==> flow/design.v <==
package rv32_pkg;
  typedef logic [31:0] u32;
  typedef enum logic [3:0] {
    ALU_ADD, ALU_SUB, ALU_AND, ALU_OR, ALU_XOR,
    ALU_SLT, ALU_SLTU, ALU_SLL, ALU_SRL, ALU_SRA
  } alu_op_e;
  typedef enum logic [2:0] {WB_NONE, WB_ALU, WB_MEM, WB_PC4, WB_IMM} wb_sel_e;
  typedef struct packed {
    logic valid;
    u32 pc;
    u32 instr;
    logic [4:0] rs1, rs2, rd;
    u32 rs1_val, rs2_val;
    u32 imm;
    logic regwrite;
    wb_sel_e wb_sel;
    logic memread;
    logic memwrite;
    logic [1:0] mem_size;  
    logic mem_sign;  
    logic is_branch;
    logic is_jal;
    logic is_jalr;
    logic [2:0] br_funct3;
    alu_op_e alu_op;
    logic alu_src_imm;  
  } idex_t;
  typedef struct packed {
    logic valid;
    u32 pc;
    u32 pc4;
    u32 alu_y;
    u32 rs2_fwd;  
    logic [4:0] rd;
    logic regwrite;
    wb_sel_e wb_sel;
    logic memread;
    logic memwrite;
    logic [1:0] mem_size;
    logic mem_sign;
    logic took_branch;
    u32 br_target;
  } exmem_t;
  typedef struct packed {
    logic valid;
    u32 pc4;
    u32 alu_y;
    u32 mem_rdata;
    logic [4:0] rd;
    logic regwrite;
    wb_sel_e wb_sel;
  } memwb_t;
endpackage
module rv32_alu (
  input rv32_pkg::alu_op_e op,
  input logic [31:0] a,
  input logic [31:0] b,
  output logic [31:0] y
);
  logic signed [31:0] as, bs;
  always_comb begin
    as = $signed(a);
    bs = $signed(b);
    y = 32'd0;
    unique case (op)
      rv32_pkg::ALU_ADD : y = a + b;
      rv32_pkg::ALU_SUB : y = a - b;
      rv32_pkg::ALU_AND : y = a & b;
      rv32_pkg::ALU_OR  : y = a | b;
      rv32_pkg::ALU_XOR : y = a ^ b;
      rv32_pkg::ALU_SLT : y = (as < bs) ? 32'd1 : 32'd0;
      rv32_pkg::ALU_SLTU: y = (a  < b ) ? 32'd1 : 32'd0;
      rv32_pkg::ALU_SLL : y = a << b[4:0];
      rv32_pkg::ALU_SRL : y = a >> b[4:0];
      rv32_pkg::ALU_SRA : y = as >>> b[4:0];
      default : y = 32'd0;
    endcase
  end
endmodule
module rv32_branch_unit (
  input logic is_branch,
  input logic [2:0] br_funct3,
  input logic is_jal,
  input logic is_jalr,
  input logic [31:0] pc,
  input logic [31:0] rs1,
  input logic [31:0] rs2,
  input logic [31:0] imm,
  output logic took,
  output logic [31:0] target
);
  logic signed [31:0] rs1s, rs2s;
  always_comb begin
    rs1s = $signed(rs1);
    rs2s = $signed(rs2);
    took = 1'b0;
    target = pc + 32'd4;
    if (is_jal) begin
      took = 1'b1;
      target = pc + imm;
    end else if (is_jalr) begin
      took = 1'b1;
      target = (rs1 + imm) & 32'hFFFF_FFFE;  
    end else if (is_branch) begin
      unique case (br_funct3)
        3'b000: took = (rs1 == rs2);  
        3'b001: took = (rs1 != rs2);  
        3'b100: took = (rs1s < rs2s);  
        3'b101: took = (rs1s >= rs2s);  
        3'b110: took = (rs1 < rs2);  
        3'b111: took = (rs1 >= rs2);  
        default: took = 1'b0;
      endcase
      target = pc + imm;
    end
  end
endmodule
module rv32_decode (
  input logic [31:0] instr,
  output logic regwrite,
  output rv32_pkg::wb_sel_e wb_sel,
  output logic memread,
  output logic memwrite,
  output logic [1:0] mem_size,  
  output logic mem_sign,  
  output rv32_pkg::alu_op_e alu_op,
  output logic alu_src_imm,
  output logic is_branch,
  output logic [2:0] br_funct3,
  output logic is_jal,
  output logic is_jalr,
  output logic [31:0] imm
);
  logic [6:0] opcode;
  logic [2:0] funct3;
  logic [6:0] funct7;
  function automatic logic [31:0] imm_i(input logic [31:0] i);
    imm_i = {{20{i[31]}}, i[31:20]};
  endfunction
  function automatic logic [31:0] imm_s(input logic [31:0] i);
    imm_s = {{20{i[31]}}, i[31:25], i[11:7]};
  endfunction
  function automatic logic [31:0] imm_b(input logic [31:0] i);
    imm_b = {{19{i[31]}}, i[31], i[7], i[30:25], i[11:8], 1'b0};
  endfunction
  function automatic logic [31:0] imm_u(input logic [31:0] i);
    imm_u = {i[31:12], 12'b0};
  endfunction
  function automatic logic [31:0] imm_j(input logic [31:0] i);
    imm_j = {{11{i[31]}}, i[31], i[19:12], i[20], i[30:21], 1'b0};
  endfunction
  always_comb begin
    opcode = instr[6:0];
    funct3 = instr[14:12];
    funct7 = instr[31:25];
    regwrite = 1'b0;
    wb_sel = rv32_pkg::WB_NONE;
    memread = 1'b0;
    memwrite = 1'b0;
    mem_size = 2'd2;  
    mem_sign = 1'b1;
    alu_op = rv32_pkg::ALU_ADD;
    alu_src_imm = 1'b0;
    is_branch = 1'b0;
    br_funct3 = funct3;
    is_jal = 1'b0;
    is_jalr = 1'b0;
    imm = 32'd0;
    unique case (opcode)
      7'b0110111: begin
        regwrite = 1'b1;
        wb_sel = rv32_pkg::WB_ALU;  
        alu_op = rv32_pkg::ALU_ADD;
        alu_src_imm = 1'b1;
        imm = imm_u(instr);
      end
      7'b0010111: begin
        regwrite = 1'b1;
        wb_sel = rv32_pkg::WB_ALU;  
        alu_op = rv32_pkg::ALU_ADD;
        alu_src_imm = 1'b1;
        imm = imm_u(instr);
      end
      7'b1101111: begin
        regwrite = 1'b1;
        wb_sel = rv32_pkg::WB_PC4;
        is_jal = 1'b1;
        imm = imm_j(instr);
      end
      7'b1100111: begin
        regwrite = 1'b1;
        wb_sel = rv32_pkg::WB_PC4;
        is_jalr = 1'b1;
        alu_op = rv32_pkg::ALU_ADD;
        alu_src_imm = 1'b1;
        imm = imm_i(instr);
      end
      7'b1100011: begin
        is_branch = 1'b1;
        br_funct3 = funct3;
        imm = imm_b(instr);
      end
      7'b0000011: begin
        regwrite = 1'b1;
        wb_sel = rv32_pkg::WB_MEM;
        memread = 1'b1;
        alu_op = rv32_pkg::ALU_ADD;
        alu_src_imm = 1'b1;
        imm = imm_i(instr);
        unique case (funct3)
          3'b000: begin mem_size = 2'd0; mem_sign = 1'b1; end  
          3'b001: begin mem_size = 2'd1; mem_sign = 1'b1; end  
          3'b010: begin mem_size = 2'd2; mem_sign = 1'b1; end  
          3'b100: begin mem_size = 2'd0; mem_sign = 1'b0; end  
          3'b101: begin mem_size = 2'd1; mem_sign = 1'b0; end  
          default: begin
            regwrite = 1'b0; memread = 1'b0; wb_sel = rv32_pkg::WB_NONE;
          end
        endcase
      end
      7'b0100011: begin
        memwrite = 1'b1;
        alu_op = rv32_pkg::ALU_ADD;
        alu_src_imm = 1'b1;
        imm = imm_s(instr);
        unique case (funct3)
          3'b000: mem_size = 2'd0;  
          3'b001: mem_size = 2'd1;  
          3'b010: mem_size = 2'd2;  
          default: begin
            memwrite = 1'b0;
          end
        endcase
      end
      7'b0010011: begin
        regwrite = 1'b1;
        wb_sel = rv32_pkg::WB_ALU;
        alu_src_imm = 1'b1;
        imm = imm_i(instr);
        unique case (funct3)
          3'b000: alu_op = rv32_pkg::ALU_ADD;  
          3'b010: alu_op = rv32_pkg::ALU_SLT;  
          3'b011: alu_op = rv32_pkg::ALU_SLTU;  
          3'b100: alu_op = rv32_pkg::ALU_XOR;  
          3'b110: alu_op = rv32_pkg::ALU_OR;  
          3'b111: alu_op = rv32_pkg::ALU_AND;  
          3'b001: alu_op = rv32_pkg::ALU_SLL;  
          3'b101: begin
            alu_op = (instr[30] == 1'b1) ? rv32_pkg::ALU_SRA : rv32_pkg::ALU_SRL;
          end
          default: begin
            regwrite = 1'b0; wb_sel = rv32_pkg::WB_NONE;
          end
        endcase
      end
      7'b0110011: begin
        regwrite = 1'b1;
        wb_sel = rv32_pkg::WB_ALU;
        alu_src_imm = 1'b0;
        unique case (funct3)
          3'b000: alu_op = (funct7 == 7'b0100000) ? rv32_pkg::ALU_SUB : rv32_pkg::ALU_ADD;
          3'b001: alu_op = rv32_pkg::ALU_SLL;
          3'b010: alu_op = rv32_pkg::ALU_SLT;
          3'b011: alu_op = rv32_pkg::ALU_SLTU;
          3'b100: alu_op = rv32_pkg::ALU_XOR;
          3'b101: alu_op = (funct7 == 7'b0100000) ? rv32_pkg::ALU_SRA : rv32_pkg::ALU_SRL;
          3'b110: alu_op = rv32_pkg::ALU_OR;
          3'b111: alu_op = rv32_pkg::ALU_AND;
          default: begin
            regwrite = 1'b0; wb_sel = rv32_pkg::WB_NONE;
          end
        endcase
      end
      default: begin
      end
    endcase
  end
endmodule
module rv32_forward (
  input logic [4:0] idex_rs1,
  input logic [4:0] idex_rs2,
  input logic exmem_regwrite,
  input logic [4:0] exmem_rd,
  input logic memwb_regwrite,
  input logic [4:0] memwb_rd,
  output logic [1:0] fwd_a_sel,
  output logic [1:0] fwd_b_sel
);
  always_comb begin
    fwd_a_sel = 2'b00;
    fwd_b_sel = 2'b00;
    if (exmem_regwrite && (exmem_rd != 5'd0) && (exmem_rd == idex_rs1)) fwd_a_sel = 2'b01;
    else if (memwb_regwrite && (memwb_rd != 5'd0) && (memwb_rd == idex_rs1)) fwd_a_sel = 2'b10;
    if (exmem_regwrite && (exmem_rd != 5'd0) && (exmem_rd == idex_rs2)) fwd_b_sel = 2'b01;
    else if (memwb_regwrite && (memwb_rd != 5'd0) && (memwb_rd == idex_rs2)) fwd_b_sel = 2'b10;
  end
endmodule
module rv32_hazard (
  input logic ifid_valid,
  input logic idex_valid,
  input logic idex_memread,
  input logic [4:0] ifid_rs1,
  input logic [4:0] ifid_rs2,
  input logic [4:0] idex_rd,
  output logic stall_if,
  output logic stall_id
);
  logic hazard;
  always_comb begin
    hazard = 1'b0;
    if (ifid_valid && idex_valid && idex_memread && (idex_rd != 5'd0)) begin
      if ((idex_rd == ifid_rs1) || (idex_rd == ifid_rs2)) hazard = 1'b1;
    end
    stall_if = hazard;
    stall_id = hazard;
  end
endmodule
module rv32_memmap (
  input logic [31:0] addr,
  output logic is_mmio,
  output logic mmio_we,
  output logic [31:0] mmio_addr
);
  always_comb begin
    is_mmio = 1'b0;
    mmio_we = 1'b0;
    mmio_addr = addr;
    if (addr[31:28] == 4'hF) begin
      is_mmio = 1'b1;
      mmio_we = 1'b0;
    end
  end
endmodule
module rv32_regfile (
  input logic clk,
  input logic rst_n,
  input logic [4:0] raddr1,
  input logic [4:0] raddr2,
  output logic [31:0] rdata1,
  output logic [31:0] rdata2,
  input logic we,
  input logic [4:0] waddr,
  input logic [31:0] wdata
);
  logic [31:0] regs [31:0];
  always_ff @(posedge clk) begin
    if (!rst_n) begin
    end else begin
      if (we && (waddr != 5'd0)) regs[waddr] <= wdata;
      regs[5'd0] <= 32'd0;
    end
  end
  always_comb begin
    rdata1 = (raddr1 == 5'd0) ? 32'd0 : regs[raddr1];
    rdata2 = (raddr2 == 5'd0) ? 32'd0 : regs[raddr2];
  end
endmodule
module rv32_core (
  input logic clk,
  input logic rst_n,
  output logic [31:0] imem_addr,
  input logic [31:0] imem_rdata,
  output logic dmem_valid,
  output logic dmem_we,
  output logic [31:0] dmem_addr,
  output logic [31:0] dmem_wdata,
  output logic [3:0] dmem_wstrb,
  input logic dmem_ready,
  input logic [31:0] dmem_rdata,
  output logic mmio_we,
  output logic [31:0] mmio_addr,
  output logic [31:0] mmio_wdata,
  input logic [31:0] mmio_rdata
);
  logic [31:0] pc_q, pc_d;
  logic [31:0] if_pc4;
  logic [31:0] if_instr;
  logic ifid_valid_q, ifid_valid_d;
  logic [31:0] ifid_pc_q, ifid_pc_d;
  logic [31:0] ifid_instr_q, ifid_instr_d;
  rv32_pkg::idex_t idex_q;
  rv32_pkg::idex_t idex_d;
  rv32_pkg::exmem_t exmem_q;
  rv32_pkg::exmem_t exmem_d;
  rv32_pkg::memwb_t memwb_q;
  rv32_pkg::memwb_t memwb_d;
  logic [4:0] rs1, rs2, rd;
  logic [31:0] rs1_val, rs2_val;
  logic dec_regwrite, dec_memread, dec_memwrite;
  logic [1:0] dec_mem_size;
  logic dec_mem_sign;
  rv32_pkg::wb_sel_e dec_wb_sel;
  rv32_pkg::alu_op_e dec_alu_op;
  logic dec_alu_src_imm;
  logic dec_is_branch, dec_is_jal, dec_is_jalr;
  logic [2:0] dec_br_funct3;
  logic [31:0] dec_imm;
  logic stall_if, stall_id;
  logic flush_ifid, flush_idex;
  logic [1:0] fwd_a_sel, fwd_b_sel;  
  logic [31:0] ex_op_a, ex_op_b, ex_op_b_raw;
  logic [31:0] alu_y;
  logic took_branch;
  logic [31:0] br_target;
  logic [31:0] pc_next_seq;
  logic [31:0] wb_data;
  assign imem_addr = pc_q;
  assign if_instr = imem_rdata;
  assign if_pc4 = pc_q + 32'd4;
  assign pc_next_seq = if_pc4;
  assign rs1 = ifid_instr_q[19:15];
  assign rs2 = ifid_instr_q[24:20];
  assign rd = ifid_instr_q[11:7];
  logic [31:0] rf_rdata1, rf_rdata2;
  rv32_regfile u_rf (
    .clk(clk), .rst_n(rst_n),
    .raddr1(rs1), .raddr2(rs2),
    .rdata1(rf_rdata1), .rdata2(rf_rdata2),
    .we(memwb_q.regwrite && memwb_q.valid && !stall_mem),
    .waddr(memwb_q.rd),
    .wdata(wb_data)
  );
  assign rs1_val = (memwb_q.regwrite && memwb_q.valid && (memwb_q.rd != 5'd0) && (memwb_q.rd == rs1)) ? wb_data : rf_rdata1;
  assign rs2_val = (memwb_q.regwrite && memwb_q.valid && (memwb_q.rd != 5'd0) && (memwb_q.rd == rs2)) ? wb_data : rf_rdata2;
  rv32_decode u_dec (
    .instr(ifid_instr_q),
    .regwrite(dec_regwrite),
    .wb_sel(dec_wb_sel),
    .memread(dec_memread),
    .memwrite(dec_memwrite),
    .mem_size(dec_mem_size),
    .mem_sign(dec_mem_sign),
    .alu_op(dec_alu_op),
    .alu_src_imm(dec_alu_src_imm),
    .is_branch(dec_is_branch),
    .br_funct3(dec_br_funct3),
    .is_jal(dec_is_jal),
    .is_jalr(dec_is_jalr),
    .imm(dec_imm)
  );
  rv32_hazard u_haz (
    .ifid_valid(ifid_valid_q),
    .idex_valid(idex_q.valid),
    .idex_memread(idex_q.memread),
    .ifid_rs1(rs1),
    .ifid_rs2(rs2),
    .idex_rd(idex_q.rd),
    .stall_if(stall_if),
    .stall_id(stall_id)
  );
  rv32_forward u_fwd (
    .idex_rs1(idex_q.rs1),
    .idex_rs2(idex_q.rs2),
    .exmem_regwrite(exmem_q.regwrite && exmem_q.valid),
    .exmem_rd(exmem_q.rd),
    .memwb_regwrite(memwb_q.regwrite && memwb_q.valid),
    .memwb_rd(memwb_q.rd),
    .fwd_a_sel(fwd_a_sel),
    .fwd_b_sel(fwd_b_sel)
  );
  always_comb begin
    flush_ifid = took_branch;
    flush_idex = took_branch;
  end
  always_comb begin
    idex_d = '0;
    idex_d.valid = ifid_valid_q && !flush_idex && !stall_id;
    idex_d.pc = ifid_pc_q;
    idex_d.instr = ifid_instr_q;
    idex_d.rs1 = rs1;
    idex_d.rs2 = rs2;
    idex_d.rd = rd;
    idex_d.rs1_val = rs1_val;
    idex_d.rs2_val = rs2_val;
    idex_d.imm = dec_imm;
    idex_d.regwrite = dec_regwrite;
    idex_d.wb_sel = dec_wb_sel;
    idex_d.memread = dec_memread;
    idex_d.memwrite = dec_memwrite;
    idex_d.mem_size = dec_mem_size;
    idex_d.mem_sign = dec_mem_sign;
    idex_d.is_branch = dec_is_branch;
    idex_d.br_funct3 = dec_br_funct3;
    idex_d.is_jal = dec_is_jal;
    idex_d.is_jalr = dec_is_jalr;
    idex_d.alu_op = dec_alu_op;
    idex_d.alu_src_imm = dec_alu_src_imm;
    if (stall_id) begin
      idex_d = '0;
    end
  end
  logic [6:0] ex_opcode;
  assign ex_opcode = idex_q.instr[6:0];
  always_comb begin
    ex_op_a = idex_q.rs1_val;
    ex_op_b_raw = idex_q.rs2_val;
    case (fwd_a_sel)
      2'b01: ex_op_a = exmem_q.alu_y;
      2'b10: ex_op_a = wb_data;
      default:   ;
    endcase
    case (fwd_b_sel)
      2'b01: ex_op_b_raw = exmem_q.alu_y;
      2'b10: ex_op_b_raw = wb_data;
      default:   ;
    endcase
    if (ex_opcode == 7'b0110111) begin
      ex_op_a = 32'd0;
    end else if (ex_opcode == 7'b0010111) begin
      ex_op_a = idex_q.pc;
    end
  end
  assign ex_op_b = (idex_q.alu_src_imm) ? idex_q.imm : ex_op_b_raw;
  rv32_alu u_alu (
    .op(idex_q.alu_op),
    .a(ex_op_a),
    .b(ex_op_b),
    .y(alu_y)
  );
  rv32_branch_unit u_bru (
    .is_branch(idex_q.is_branch && idex_q.valid),
    .br_funct3(idex_q.br_funct3),
    .is_jal(idex_q.is_jal && idex_q.valid),
    .is_jalr(idex_q.is_jalr && idex_q.valid),
    .pc(idex_q.pc),
    .rs1(ex_op_a),
    .rs2(ex_op_b_raw),
    .imm(idex_q.imm),
    .took(took_branch),
    .target(br_target)
  );
  always_comb begin
    pc_d = pc_q;
    if (!stall_if) begin
      pc_d = took_branch ? br_target : pc_next_seq;
    end
  end
  always_comb begin
    exmem_d = '0;
    exmem_d.valid = idex_q.valid;
    exmem_d.pc4 = idex_q.pc + 32'd4;
    exmem_d.alu_y = alu_y;
    exmem_d.rs2_fwd = ex_op_b_raw;
    exmem_d.rd = idex_q.rd;
    exmem_d.regwrite = idex_q.regwrite;
    exmem_d.wb_sel = idex_q.wb_sel;
    exmem_d.memread = idex_q.memread;
    exmem_d.memwrite = idex_q.memwrite;
    exmem_d.mem_size = idex_q.mem_size;
    exmem_d.mem_sign = idex_q.mem_sign;
    exmem_d.took_branch = took_branch;
    exmem_d.br_target = br_target;
  end
  logic mem_is_mmio, mem_mmio_we_unused;
  logic mem_rd, mem_wr;
  logic stall_mem;
  logic [3:0] mem_strb;
  logic [31:0] mem_wdata, mem_raw, mem_shifted, mem_load;
  rv32_memmap u_mm (
    .addr(exmem_q.alu_y),
    .is_mmio(mem_is_mmio),
    .mmio_we(mem_mmio_we_unused),
    .mmio_addr(mmio_addr)
  );
  assign mem_rd = exmem_q.valid && exmem_q.memread;
  assign mem_wr = exmem_q.valid && exmem_q.memwrite;
  always_comb begin
    unique case (exmem_q.mem_size)
      2'd0: begin
        mem_wdata = {4{exmem_q.rs2_fwd[7:0]}};
        mem_strb = 4'b0001 << exmem_q.alu_y[1:0];
      end
      2'd1: begin
        mem_wdata = {2{exmem_q.rs2_fwd[15:0]}};
        mem_strb = exmem_q.alu_y[1] ? 4'b1100 : 4'b0011;
      end
      default: begin
        mem_wdata = exmem_q.rs2_fwd;
        mem_strb = 4'b1111;
      end
    endcase
  end
  assign dmem_valid = (mem_rd || mem_wr) && !mem_is_mmio;
  assign dmem_we = mem_wr && !mem_is_mmio;
  assign dmem_addr = exmem_q.alu_y;
  assign dmem_wdata = mem_wdata;
  assign dmem_wstrb = mem_strb;
  assign mmio_we = mem_wr && mem_is_mmio;
  assign mmio_wdata = mem_wdata;
  assign stall_mem = dmem_valid && !dmem_ready;
  always_comb begin
    mem_raw = mem_is_mmio ? mmio_rdata : dmem_rdata;
    mem_shifted = mem_raw >> {exmem_q.alu_y[1:0], 3'b000};
    unique case (exmem_q.mem_size)
      2'd0: mem_load = {{24{exmem_q.mem_sign & mem_shifted[7]}}, mem_shifted[7:0]};
      2'd1: mem_load = {{16{exmem_q.mem_sign & mem_shifted[15]}}, mem_shifted[15:0]};
      default: mem_load = mem_shifted;
    endcase
  end
  always_comb begin
    memwb_d = '0;
    memwb_d.valid = exmem_q.valid;
    memwb_d.pc4 = exmem_q.pc4;
    memwb_d.alu_y = exmem_q.alu_y;
    memwb_d.mem_rdata = mem_load;
    memwb_d.rd = exmem_q.rd;
    memwb_d.regwrite = exmem_q.regwrite;
    memwb_d.wb_sel = exmem_q.wb_sel;
  end
  always_comb begin
    wb_data = 32'd0;
    unique case (memwb_q.wb_sel)
      rv32_pkg::WB_ALU: wb_data = memwb_q.alu_y;
      rv32_pkg::WB_MEM: wb_data = memwb_q.mem_rdata;
      rv32_pkg::WB_PC4: wb_data = memwb_q.pc4;
      rv32_pkg::WB_IMM: wb_data = memwb_q.alu_y;
      default: wb_data = 32'd0;
    endcase
  end
  always_ff @(posedge clk) begin
    if (!rst_n) begin
      pc_q <= 32'd0;
      ifid_valid_q <= 1'b0;
      ifid_pc_q <= 32'd0;
      ifid_instr_q <= 32'd0;
      idex_q <= '0;
      exmem_q <= '0;
      memwb_q <= '0;
    end else if (!stall_mem) begin
      pc_q <= pc_d;
      if (!stall_if) begin
        ifid_valid_q <= 1'b1;
        ifid_pc_q <= pc_q;
        ifid_instr_q <= if_instr;
      end
      if (flush_ifid) begin
        ifid_valid_q <= 1'b0;
      end
      idex_q <= idex_d;
      exmem_q <= exmem_d;
      memwb_q <= memwb_d;
    end
  end
endmodule
## From RTL to reports: rv32_core

Tool output for the design above, in the order of the flow.
Line numbers count from 1 in the design file above.
Operators: Yosys type, input widths -> output width; for muxes data width and select width s.
Library cell names are shortened.
A cell with n/a has no value.

| set-up | value |
|---|---|
| design top | rv32_core |
| clock | clk |
| library | sky130hd |
| library corner | tt_025C_1v80 |

## After elaboration

Counts by Yosys on the flattened word-level netlist (proc, flatten, opt, wreduce; memories kept). Print and check cells are left out.
Yosys's memory passes give these memory sizes; they may raise the number of words (mostly to a power of two), join words into wider ones and drop unused or constant bits.

| cells by class | value |
|---|---|
| bitwise logic cells | 7 |
| reductions and logical operators | 57 |
| add/subtract/negate cells | 6 |
| shift operators | 5 |
| equal/unequal tests | 54 |
| magnitude comparators | 6 |
| multiplexer cells | 72 |

Operator list:

| kind | count |
|---|---|
| $mux 32 | 14 |
| $pmux 32 s10 | 1 |
| $pmux 32 s2 | 4 |
| $mux 196 | 1 |
| $pmux 32 s5 | 1 |
| $lt 32x32->1 | 4 |
| $add 32x32->32 | 3 |
| $pmux 32 s3 | 1 |
| $add 32x3->32 const B | 2 |
| $ge 32x32->1 | 2 |
| $shr 32x5->32 | 2 |
| $pmux 4 s8 | 2 |
| $eq 5x5->1 | 8 |
| $eq 7x6->1 const B | 5 |
| $sub 32x32->32 | 1 |
| $eq 32x32->1 | 1 |
| $ne 32x32->1 | 1 |
| $and 32x32->32 | 1 |
| $or 32x32->32 | 1 |
| $xor 32x32->32 | 1 |
| $shl 32x5->32 | 1 |
| $sshr 32x5->32 | 1 |
| $mux 5 | 6 |
| $eq 3x3->1 const B | 9 |
| $mux 1 | 27 |
| $logic_and 1x1->1 | 26 |
| $eq 7x5->1 const B | 3 |
| $eq 7x7->1 const B | 3 |

Not listed: further kinds 35, cells in them 75.

| storage and ports | value |
|---|---|
| flip-flop bits (word level) | 543 |
| bits in writable memories | 1,024 |
| clocked read ports x word width | 64 |
| input bits | 99 |
| memory cells | 1 |
| output and inout bits | 167 |
| elaborated cells | 215 |

Memories:

| name | depth | width | read ports | write ports | line | text |
|---|---|---|---|---|---|---|
| u_rf.regs | 32 | 32 | 2 | 2 | 345 | `logic [31:0] regs [31:0];` |

## Depth

Longest topological path by Yosys (ltp), each cell counted once; first at word level (registers and memories cut), then after technology mapping (sequential cells cut; the memories' decode and read muxes count).

| logic depth | value |
|---|---|
| word-level depth | 18 |
| ABC_AREA | 0 |
| gate-level depth with buffers | 25 |
| gate-level depth less buffers | 21 |

## Synthesis result

The flow's flattened synthesis, as Yosys stat reports it; memories are mapped. The netlist is that of the ABC_AREA named above (0 if unset); the other value can give another one.
Totals and module areas in this step are rounded.

| mapped netlist | value |
|---|---|
| area of sequential cells | 40,280 µm² |
| standard cells after synthesis | 7,022 |
| flip-flops | 1,516 |
| cell area after synthesis | 83,860 µm² |
| buffer cells | 644 |

Cell types:

| cell | count | area in all (µm²) |
|---|---|---|
| edfxtp_1 | 992 | 2.98E+04 |
| mux4_2 | 643 | 1.45E+04 |
| dfxtp_1 | 524 | 1.05E+04 |
| a21oi_1 | 493 | 2.47E+03 |
| nand2_1 | 644 | 2.42E+03 |
| ha_1 | 192 | 2.4E+03 |
| nor2_1 | 549 | 2.06E+03 |
| a22oi_1 | 201 | 1.51E+03 |
| clkbuf_1 | 403 | 1.51E+03 |
| mux2i_1 | 150 | 1,501.44 |
| o21ai_0 | 241 | 1.21E+03 |
| mux2_2 | 93 | 1.05E+03 |
| a211oi_1 | 117 | 878.342 |
| buf_4 | 111 | 833.299 |
| xnor2_1 | 91 | 797.014 |
| inv_1 | 184 | 690.662 |
| o22ai_1 | 105 | 656.88 |
| nor3_1 | 115 | 575.552 |

Not listed: further types 90, cells in them 1174.
The figures by module come from a second, unflattened synthesis with its own total; it is not the netlist above.

| unflattened totals | value |
|---|---|
| cell total of the unflattened synthesis | 7,809 |
| area (unflattened synthesis) | 87,450 µm² |

Rows give one instance, submodules left out.

By module:

| module | instances | area (µm²) | cells | seq. area (µm²) |
|---|---|---|---|---|
| rv32_regfile | 1 | 47,810 | 2,609 | 30,430 |
| rv32_core | 1 | 24,820 | 3,034 | 9,709 |
| rv32_alu | 1 | 8,142 | 1,236 | 0.0 |
| rv32_branch_unit | 1 | 5,184 | 733 | 0.0 |
| rv32_decode | 1 | 837.1 | 110 | 0.0 |
| rv32_memmap | 1 | 260.2 | 35 | 0.0 |
| rv32_forward | 1 | 257.7 | 34 | 0.0 |
| rv32_hazard | 1 | 136.4 | 18 | 0.0 |

## Path before layout

Source: OpenSTA report_checks on the synthesized netlist (no wires, ideal clock, input and output delay 20% of the period each), path of least setup slack; recovery checks are left aside. Register names are those of the netlist, which keeps one name where synthesis merged equal registers.

| timing path after synthesis | value |
|---|---|
| path kind | reg2reg |
| start | reg memwb_q |
| end | reg exmem_q |
| path delay | 6.098 ns |
| required time | 7.873 ns |
| stages on the path | 25 |
| slack | 1.902 ns |
| time at the first pin | 0.000 ns |
| buffers on the path | 6 |
| period | 8.0 ns |
| arrival | 5.971 ns |
| library setup time | 0.127 ns |
| synthesis period reached | 6.098 ns |

"path delay" is the arrival time less input delay plus setup time.
"stages on the path" counts driving pins, that of a launching flip-flop among them; a cell with two outputs on the path counts twice.
"synthesis period reached" is the clock period less the worst setup slack; recovery checks do not enter. This is arithmetic on one report: input and output delays are still those of the set period (20% each).
An end named without its bit number is one bit of that signal or, where synthesis recoded a state register, one of its new flip-flops.
Between the ends stands the longest chain of elaborated cells between them, by number of cells; it is not shown to be the way that was timed. Of several equally long chains one is given.
A line is the first line of the expression or statement that the cell stems from. Yosys adds cells for indexed reads and writes and turns some case tables into memories.

| on the way, after synthesis | value |
|---|---|
| cell sequence | dfxtp_1 -> buf_2 -> clkbuf_1 -> mux2_2 -> a22oi_1 -> inv_1 -> nor4_1 -> o31ai_2 -> mux2i_4 -> buf_2 -> buf_1 -> clkbuf_1 -> ha_1 -> clkbuf_1 -> a21o_1 -> nand2_1 -> a311oi_1 -> a221oi_1 -> o311ai_1 -> a2111oi_0 -> nor3_1 -> o311a_1 -> o31a_1 -> o21ai_0 -> a31oi_1 |
| length of the longest elaborated chain | 8 |
| elaborated cells between the ends (all ways) | 20 |
| source lines of those cells | 15 |
| those cells by class | add/sub (2); eq/ne (4); shift (3); mux (7); logic (3); reduce/logical (1) |

Ends and longest elaborated chain, after synthesis:

| what | line | text |
|---|---|---|
| start: declaration | 385 | `rv32_pkg::memwb_t memwb_q;` |
| start: assignment | 628 | `memwb_q <= '0;` |
| start: assignment | 641 | `memwb_q <= memwb_d;` |
| $eq 3x3->1 | 612 | `unique case (memwb_q.wb_sel)` |
| $reduce_or 2->1 | n/a |  |
| $pmux 32 s3 | 612 |  |
| $pmux 32 s2 | 497 | `case (fwd_a_sel)` |
| $mux 32 | 509 | `end else if (ex_opcode == 7'b0010111) begin` |
| $mux 32 | 507 | `if (ex_opcode == 7'b0110111) begin` |
| $sub 32x32->32 | 67 | `rv32_pkg::ALU_SUB : y = a - b;` |
| $pmux 32 s10 | 65 | `unique case (op)` |
| end: assignment | 627 | `exmem_q <= '0;` |
| end: assignment | 640 | `exmem_q <= exmem_d;` |
| end: declaration | 383 | `rv32_pkg::exmem_t exmem_q;` |

Nets of the timed path that keep an RTL name, with a line that drives or declares them; the list need not be complete.

Named nets, after synthesis:

| signal | line |
|---|---|
| u_rf.wdata[3] | 612 |

## Worst path after layout

From the final timing report of run B: the path of least setup slack in the routed layout; clock arrival at registers is part of the times.

| timing path post-layout | value |
|---|---|
| path kind | reg2reg |
| start | reg memwb_q |
| end | reg exmem_q |
| stages on the path | 21 |
| time at the first pin | 0.84 ns |
| slack | 0.33 ns |
| required time | 8.31 ns |
| library setup time | 0.16 ns |
| period | 7.63 ns |
| arrival | 7.98 ns |
| buffers on the path | 2 |

An end named without its bit number is one bit of that signal or, where synthesis recoded a state register, one of its new flip-flops.
Between the ends stands the longest chain of elaborated cells between them, by number of cells; it is not shown to be the way that was timed. Of several equally long chains one is given.

| on the way, post-layout | value |
|---|---|
| cell sequence | dfxtp_1 -> or3_4 -> o311a_1 -> buf_4 -> a31oi_1 -> a21o_1 -> o21bai_1 -> inv_1 -> ha_1 -> fa_1 -> nor2b_1 -> o31ai_1 -> a211oi_1 -> a2111oi_0 -> o41ai_1 -> buf_4 -> nand4_1 -> a31oi_1 -> nor2_1 -> o31ai_1 -> a31oi_1 |
| length of the longest elaborated chain | 12 |
| elaborated cells between the ends (all ways) | 32 |
| those cells by class | add/sub (2); compare (2); eq/ne (6); shift (3); mux (12); logic (3); reduce/logical (4) |

Ends and longest elaborated chain, post-layout:

| what | line | text |
|---|---|---|
| start: declaration | 385 | `rv32_pkg::memwb_t memwb_q;` |
| start: assignment | 628 | `memwb_q <= '0;` |
| start: assignment | 641 | `memwb_q <= memwb_d;` |
| $reduce_bool 5->1 | 293 | `else if (memwb_regwrite && (memwb_rd != 5'd0) && (memwb_rd == idex_rs1)) fwd_a_sel = 2'b10;` |
| $logic_and 1x1->1 x2 | 293 |  |
| $mux 2 | 293 |  |
| $mux 2 | 292 | `if (exmem_regwrite && (exmem_rd != 5'd0) && (exmem_rd == idex_rs1)) fwd_a_sel = 2'b01;` |
| $eq 2x2->1 | 497 | `case (fwd_a_sel)` |
| $pmux 32 s2 | 497 |  |
| $mux 32 | 509 | `end else if (ex_opcode == 7'b0010111) begin` |
| $mux 32 | 507 | `if (ex_opcode == 7'b0110111) begin` |
| $lt 32x32->1 | 72 | `rv32_pkg::ALU_SLTU: y = (a  < b ) ? 32'd1 : 32'd0;` |
| $mux 1 | 72 |  |
| $pmux 32 s10 | 65 | `unique case (op)` |
| end: assignment | 627 | `exmem_q <= '0;` |
| end: assignment | 640 | `exmem_q <= exmem_d;` |
| end: declaration | 383 | `rv32_pkg::exmem_t exmem_q;` |

--- measured runs ---
Top module rv32_core; platform sky130hd; tools Yosys and OpenROAD; 4 stored runs in no particular order. Input and output delays are each 20% of the period that was set; the output load is 0.01 pF.
"reached clock period": clock period set for the run, less the worst setup slack. It is reckoned from that one timing run; input and output delays stay at 20% of the period that was set.
"time on the worst setup path" is the time allowed to the run's worst setup path (the clock period less input and output delay, where it has them) less its slack. Clock arrival times count: a late capture clock shortens it, a late launch clock lengthens it.
"total power after layout": no workload was simulated; the value follows from the tool's default switching activity.
Measured values are rounded.

#### Run A

| setting | value |
|---|---|
| ABC_AREA | `0` |
| CELL_PAD_IN_SITES_DETAIL_PLACEMENT | `2` |
| CORE_ASPECT_RATIO | `0.91` |
| CORE_MARGIN | `9` |
| CORE_UTILIZATION | `43` |
| GPL_TIMING_DRIVEN | `1` |
| MAX_ROUTING_LAYER | `met5` |
| MIN_ROUTING_LAYER | `met2` |
| PLACE_DENSITY | `0.9` |
| SETUP_SLACK_MARGIN | `0.71` |
| TNS_END_PERCENT | `25` |
| period_ns | `5.87` |
| CAP_MARGIN | `20` |
| SLEW_MARGIN | `20` |

Stopped before the end: routing reported GRT-0116.

#### Run B

| setting | value |
|---|---|
| CORE_UTILIZATION | `40` |
| PLACE_DENSITY | `0.6` |
| period_ns | `7.63` |
| CAP_MARGIN | `20` |
| CORE_MARGIN | `2` |
| SLEW_MARGIN | `20` |

| result | value |
|---|---|
| reached clock period | 7.301 ns |
| total power after layout | 19,600 uW |
| area of the synthesized netlist | 83,860 µm² |
| summed negative setup slack | 0.000 ns |
| standard-cell area after layout | 94,970 µm² |
| utilization after layout | 45.5% |
| time on the worst setup path | 7.30 ns |
| worst setup path kind | reg2reg |
| worst slack on setup checks | 0.329 ns |
| area inside the die boundary | 213,300 µm² |
| worst hold slack | 0.449 ns |

#### Run C

| setting | value |
|---|---|
| CAP_MARGIN | `0` |
| CELL_PAD_IN_SITES_GLOBAL_PLACEMENT | `2` |
| CORE_ASPECT_RATIO | `1.51` |
| CORE_UTILIZATION | `24` |
| CTS_CLUSTER_DIAMETER | `394` |
| GPL_ROUTABILITY_DRIVEN | `1` |
| PLACE_DENSITY | `0.88` |
| SLEW_MARGIN | `35` |
| TNS_END_PERCENT | `85` |
| period_ns | `8.66` |
| CORE_MARGIN | `2` |

| result | value |
|---|---|
| area of the synthesized netlist | 83,860 µm² |
| summed negative setup slack | 0.000 ns |
| total power after layout | 17,130 uW |
| area inside the die boundary | 354,300 µm² |
| time on the worst setup path | 7.55 ns |
| worst setup path kind | reg2reg |
| worst hold slack | 0.440 ns |
| worst slack on setup checks | 1.109 ns |
| standard-cell area after layout | 97,130 µm² |
| reached clock period | 7.551 ns |
| utilization after layout | 27.9% |

#### Run D

| setting | value |
|---|---|
| ABC_AREA | `1` |
| CELL_PAD_IN_SITES_GLOBAL_PLACEMENT | `3` |
| CORE_UTILIZATION | `50` |
| CTS_CLUSTER_DIAMETER | `107` |
| GPL_ROUTABILITY_DRIVEN | `0` |
| PLACE_DENSITY_LB_ADDON | `0.07` |
| SLEW_MARGIN | `0` |
| period_ns | `5.21` |
| CAP_MARGIN | `20` |
| CORE_MARGIN | `2` |

Stopped before the end: placement reported FLW-0024.
--- end ---
